==> flow/design.v <==
module Cordic #(parameter MODE = 0, STAGES = 8, WIDTH = 16, PHASE_WIDTH = 19)(
input wire                        in_clk,
input wire                        in_rst,
input wire                        in_enable,
input wire    [WIDTH-1:0]         in_x,
input wire    [WIDTH-1:0]         in_y,
input wire    [PHASE_WIDTH-1:0]   in_phase,
output wire                       out_valid,
output wire   [PHASE_WIDTH-1:0]   out_phase,
output wire   [WIDTH-1:0]         out_x,
output wire   [WIDTH-1:0]         out_y
);
localparam	ROTATIONAL = 0, 
			VECTORING  = 1;
wire signed   [WIDTH:0]         xn [STAGES:0];
wire signed   [WIDTH:0]         yn [STAGES:0];
wire signed   [PHASE_WIDTH-1:0]   zn [STAGES:0];
reg signed  [WIDTH:0]         xn_reg [STAGES:0];
reg signed  [WIDTH:0]         yn_reg [STAGES:0];
reg signed  [PHASE_WIDTH-1:0]   zn_reg [STAGES:0];
reg start;
generate
	if(MODE == ROTATIONAL) begin
reg [WIDTH-1:0] temp_x, temp_y;
reg [PHASE_WIDTH-1:0] temp_z;
always @ (posedge in_clk or negedge in_rst) 
begin
 if(!in_rst) begin
	temp_x <= 'b0;
	temp_y <= 'b0;
	temp_z <= 'b0; 
 end else if (start) begin
	temp_x <= in_x;
	temp_y <= in_y;
	temp_z <= in_phase;
	end
end
wire [PHASE_WIDTH-1:0] half_pi = 19'h19220;
wire [PHASE_WIDTH-1:0] z_limit = 19'h1b333;
reg [WIDTH-1:0] adjusted_x, adjusted_y;
reg [PHASE_WIDTH-1:0] adjusted_z;
always @ (*) 
begin
	if(temp_z[PHASE_WIDTH-1] == 1'b0 && temp_z > z_limit) begin
		adjusted_x = ~temp_y + 'b1;
		adjusted_y = temp_x;
		adjusted_z = temp_z - half_pi;
	end 
	else if(temp_z[PHASE_WIDTH-1] == 1'b1 && (~temp_z+19'b1) > z_limit) begin
		adjusted_x = temp_y;
		adjusted_y = ~temp_x + 'b1;
		adjusted_z = temp_z + half_pi;
	end 
	else begin
		adjusted_x = temp_x;
		adjusted_y = temp_y;
		adjusted_z = temp_z;
	end
end
assign xn[0] = {adjusted_x[WIDTH-1], adjusted_x};
assign yn[0] = {adjusted_y[WIDTH-1], adjusted_y};
assign zn[0] = adjusted_z;
end else if(MODE == VECTORING) begin
assign xn[0] = {in_x[WIDTH-1], in_x};
assign yn[0] = {in_y[WIDTH-1], in_y};
assign zn[0] = 'b0;
end
endgenerate
generate 
genvar i;
	if(MODE == ROTATIONAL) begin
for(i=0; i<STAGES; i=i+1) begin
  assign xn[i+1] = (zn_reg[i][PHASE_WIDTH-1] == 1'b0) ? xn_reg[i]-(yn_reg[i]>>>i)   : xn_reg[i]+(yn_reg[i]>>>i);
  assign yn[i+1] = (zn_reg[i][PHASE_WIDTH-1] == 1'b0) ? yn_reg[i]+(xn_reg[i]>>>i)   : yn_reg[i]-(xn_reg[i]>>>i);
  assign zn[i+1] = (zn_reg[i][PHASE_WIDTH-1] == 1'b0) ? zn_reg[i]-arctangent(i) : zn_reg[i]+arctangent(i);
end
end else if(MODE == VECTORING) begin
for(i=0; i<STAGES; i=i+1) begin
  assign xn[i+1] = (yn_reg[i][WIDTH] == 1'b1) ? xn_reg[i]-(yn_reg[i]>>>i)   : xn_reg[i]+(yn_reg[i]>>>i);
  assign yn[i+1] = (yn_reg[i][WIDTH] == 1'b1) ? yn_reg[i]+(xn_reg[i]>>>i)   : yn_reg[i]-(xn_reg[i]>>>i);
  assign zn[i+1] = (yn_reg[i][WIDTH] == 1'b1) ? zn_reg[i]-arctangent(i) : zn_reg[i]+arctangent(i);
end
end
endgenerate
always @ (posedge in_clk or negedge in_rst)
	if(!in_rst)
		start <= 1'b0;
	else
		start <= in_enable;
reg [STAGES+2:0] valid_reg;	
for(i=0; i<=STAGES; i=i+1) begin
  always @ (posedge in_clk or negedge in_rst)
    if(!in_rst)begin
      xn_reg[i] <= 'b0;
      yn_reg[i] <= 'b0;
      zn_reg[i] <= 'b0;    
    end
    else if(valid_reg[i+1]) begin
      xn_reg[i] <= xn[i];
      yn_reg[i] <= yn[i];
      zn_reg[i] <= zn[i];
    end
end
wire signed [15:0] k = 18'h009B7;
wire signed [31:0] scaled_x = xn_reg[STAGES] * k;
wire signed [31:0] scaled_y = yn_reg[STAGES] * k;
assign out_x = scaled_x[27:12];
assign out_y = scaled_y[27:12];
assign out_phase = zn_reg[STAGES];
always@(posedge in_clk or negedge in_rst)
begin
  if(!in_rst)
    valid_reg <= 'b0;
  else
    valid_reg <= {valid_reg[STAGES+1:0], in_enable};
end
assign out_valid = valid_reg[STAGES+2];
function [18:0] arctangent;
  input [3:0] i;
  begin
    case (i)
    0 : arctangent = 19'b000_1100100100001111;  
    1 : arctangent = 19'b000_0111011010110001;  
    2 : arctangent = 19'b000_0011111010110110;  
    3 : arctangent = 19'b000_0001111111010101;  
    4 : arctangent = 19'b000_0000111111111010;  
    5 : arctangent = 19'b000_0000011111111111;  
    6 : arctangent = 19'b000_0000001111111111;  
    7 : arctangent = 19'b000_0000000111111111;  
    8 : arctangent = 19'b000_0000000011111111;  
    9 : arctangent = 19'b000_0000000001111111;  
    10: arctangent = 19'b000_0000000000111111;  
    11: arctangent = 19'b000_0000000000011111;  
    12: arctangent = 19'b000_0000000000001111;  
    13: arctangent = 19'b000_0000000000000111;  
    14: arctangent = 19'b000_0000000000000011;  
    15: arctangent = 19'b000_0000000000000001;  
    default: arctangent = 19'b000_0000000000000000;  
    endcase
  end
endfunction
endmodule
# Reports on Cordic
# What the tools print for Cordic, step after step.
# Line numbers count from 1 in the design file above.
# Operators carry their Yosys type and port widths (W data, S select, Z words).
# Library cell names are shortened.
# The mark n/a stands for no value.
# setup
top	Cordic
clock_port	in_clk
cell_library	sky130hd
lib_corner	tt_025C_1v80

# After elaboration
# Yosys after proc, flatten, opt, wreduce and memory -nomap, before mapping. Enables and synchronous resets that opt folds into registers are not counted as muxes. Print and check cells are not counted. Equal cells are merged and count once.
# bits
in_bits	54
word_cells	124
regBits	538
output_inout_bits	52
# classes
n_mux	30
multipliers	2
n_cmp	2
addsub	52
bitwise	4
reduce_logical	2
# ops
operator	n
$mul A17 B13 Y28 const B	2
$mux W17	16
$mux W19	10
$mux W16	4
$gt A19 B17 Y1 const B	2
$sub A16 B16 Y17	2
$add A17 B10 Y17	2
$sub A17 B10 Y17	2
$add A17 B11 Y17	2
$sub A17 B11 Y17	2
$add A17 B12 Y17	2
$sub A17 B12 Y17	2
$add A17 B13 Y17	2
$sub A17 B13 Y17	2
$add A17 B14 Y17	2
$sub A17 B14 Y17	2
$add A17 B15 Y17	2
$sub A17 B15 Y17	2
$add A17 B16 Y17	2
$sub A17 B16 Y17	2
$add A16 B1 Y16 const B	2
$not A16 Y16	2
$add A19 B1 Y19 const B	1
$add A19 B10 Y19 const B	1
$sub A19 B10 Y19 const B	1
$add A19 B11 Y19 const B	1
$sub A19 B11 Y19 const B	1
$add A19 B12 Y19 const B	1
# Other operator kinds: 17; their cells: 18.

# Depth
# Depth = most cells in a row (Yosys ltp): at word level without a register or memory, in the mapped netlist without a sequential cell, where the memories' decode and read muxes count.
# logic_depth
ltp_word	6
abc_area	0
depth_mapped	21
ltp_nobuf	20

# Netlist
# Yosys stat after the flow's synthesis: flattened, memories mapped to cells. It holds for the ABC_AREA given above (unset counts as 0); a run with the other value may have another netlist.
# Totals and module areas in this step are rounded.
# by_type
cell_type	n	type_area_um2
dfrtp_1	536	1.34E+04
ha_1	599	7.49E+03
fa_1	198	3.96E+03
mux2_2	305	3.43E+03
xnor2_1	351	3.07E+03
inv_1	557	2.09E+03
a21oi_1	411	2.06E+03
xor2_1	169	1480.17
nor2_1	363	1.36E+03
o21ai_0	263	1.32E+03
nand2_1	315	1.18E+03
a21o_1	125	938.4
nor3_1	164	820.787
clkbuf_1	137	514.243
mux2i_1	51	510.49
nand3_1	97	485.466
a211oi_1	61	457.939
or3_1	72	450.432
# Not listed: further types 64, cells in them 793.
# mapped
buf_cells	202
mapped_cells	5567
seq_area_um2	13400
mapped_area_um2	50900
ffs	536

# Timing after synthesis
# Path of least setup slack by OpenSTA after synthesis, without wires, with an ideal clock, recovery checks aside; 20% of the period is set as input and as output delay. Where synthesis merged equal registers, the netlist keeps one of their names.
# synth_timing
path_kind	register to output
startpoint	reg xn_reg[8][7]
endpoint	out out_x[15]
driving_pins	22
t_arrival_ps	5922
launch_ps	0
required_ps	7200
n_path_buf	1
delay_ps	5922
clock_period_ps	9000
out_delay_ps	1800
slack_ps	1278
period_less_setup_slack_ps	7722
# "delay_ps" = arrival - input delay + setup time.
# A path that ends at an output port has no setup time.
# "driving_pins" counts driving pins, that of a launching flip-flop among them; a cell with two outputs on the path counts twice.
# "period_less_setup_slack_ps" is the clock period less the worst setup slack; recovery checks do not enter. This is arithmetic on one report: input and output delays are still those of the set period (20% each).
# The rows between start and end are the longest chain of elaborated cells between them; the timing report does not say that the signal goes this way. Where chains are equally long, one stands for them.
# Each line given opens the expression or statement behind the cell; cells for indexed reads and writes are added by Yosys, which also makes memories of some case tables.
# synth_via
path_cell_list	dfrtp_1 ha_1 inv_1 fa_1 fa_1 inv_1 fa_1 inv_1 fa_1 inv_1 ha_1 a2111oi_2 o21ai_1 o21a_1 a311o_1 o31a_1 and4_1 or4_4 a41o_1 o41ai_2 xor2_1 buf_4
elab_chain_len	1
cone_cells	1
cone_lines	1
classes_between	mul (1)
# synth_lines
element	line	text
start: declaration	18	reg signed  [WIDTH:0]         xn_reg [STAGES:0];
start: assignment	94	xn_reg[i] <= 'b0;
start: assignment	99	xn_reg[i] <= xn[i];
$mul A17 B13 Y28	105	wire signed [31:0] scaled_x = xn_reg[STAGES] * k;
end: declaration	10	output wire   [WIDTH-1:0]         out_x,
# Some nets on the timed path still bear RTL names; the line given drives or declares the net.
# synth_nets
net	line
scaled_x[27]	105

# Timing after layout
# From the final timing report of job 1: the path of least setup slack in the routed layout; clock arrival at registers is part of the times.
# The path's times are printed in steps of 10 ps; the period is the one set.
# layout_timing
path_kind	register to output
startpoint	reg xn_reg[8][8]
endpoint	out out_x[14]
n_path_buf	3
driving_pins	24
required_ps	5090
slack_ps	-1680
clock_period_ps	6360
launch_ps	630
out_delay_ps	1270
t_arrival_ps	6760
# The rows between start and end are the longest chain of elaborated cells between them; the timing report does not say that the signal goes this way. Where chains are equally long, one stands for them.
# layout_via
path_cell_list	dfrtp_2 ha_4 inv_2 fa_2 fa_1 inv_1 fa_1 inv_2 fa_2 inv_2 ha_4 a2111oi_4 o21ai_1 o21a_1 a311o_1 o31a_1 and4_1 or4_4 a41o_4 buf_6 o22a_1 xor2_1 buf_4 buf_6
elab_chain_len	1
cone_cells	1
cone_lines	1
classes_between	mul (1)
# layout_lines
element	line	text
start: declaration	18	reg signed  [WIDTH:0]         xn_reg [STAGES:0];
start: assignment	94	xn_reg[i] <= 'b0;
start: assignment	99	xn_reg[i] <= xn[i];
$mul A17 B13 Y28	105	wire signed [31:0] scaled_x = xn_reg[STAGES] * k;
end: declaration	10	output wire   [WIDTH-1:0]         out_x,
# Some nets on the timed path still bear RTL names; the line given drives or declares the net.
# layout_nets
net	line
scaled_x[26]	105

# Cordic through Yosys and OpenROAD on sky130hd: 4 stored runs, unordered, with their settings and measured results. The constraints put input and output delay at 20% of the set period each and load the outputs with 0.01 pF.
# "critical_path_time_ps" is the time allowed to the run's worst setup path (the clock period less input and output delay, where it has them) less its slack. Clock arrival times count: a late capture clock shortens it, a late launch clock lengthens it.
# "critical_path_time_ps" is known to 10 ps.
# Results are given in rounded form.
# Settings: . = not set for that run.
# Among the results, . means that no value is shown for the run.
run name	CAP_MARGIN	CELL_PAD_IN_SITES_DETAIL_PLACEMENT	CORE_UTILIZATION	CTS_CLUSTER_DIAMETER	GPL_TIMING_DRIVEN	MAX_ROUTING_LAYER	MIN_ROUTING_LAYER	PLACE_DENSITY_LB_ADDON	SETUP_SLACK_MARGIN	TNS_END_PERCENT	period_ns	CORE_MARGIN	SLEW_MARGIN	CELL_PAD_IN_SITES_GLOBAL_PLACEMENT	ABC_AREA	CORE_ASPECT_RATIO	CTS_CLUSTER_SIZE	PLACE_DENSITY	HOLD_SLACK_MARGIN	total_negative_slack_ps	critical_path_time_ps	path_kind	final_die_area_um2	final_setup_ws_ps	synthArea_um2	layout_stdcell_area_um2
job 1	10	0	64	203	0	met4	met1	0.09	1.43	40	6.36	2	20	.	.	.	.	.	.	-26800	6760	register to output	81800	-1680	50900	56500
job 2	5	.	60	.	.	.	.	0.07	.	.	9.0	7	10	2	.	.	.	.	.	.	.	.	.	.	.	.
job 3	20	.	18	.	.	.	met1	.	.	.	12.7	3	20	3	1	1.16	36	0.7	.	0	6310	register to output	297000	3850	52400	60200
job 4	0	1	64	203	0	met5	met2	0.09	1.43	25	6.66	2	40	2	.	1.1	.	.	0.12	.	.	.	.	.	.	.
# Job 2: did not finish, placement stopped with FLW-0024
# Job 4: did not finish, placement stopped with FLW-0024
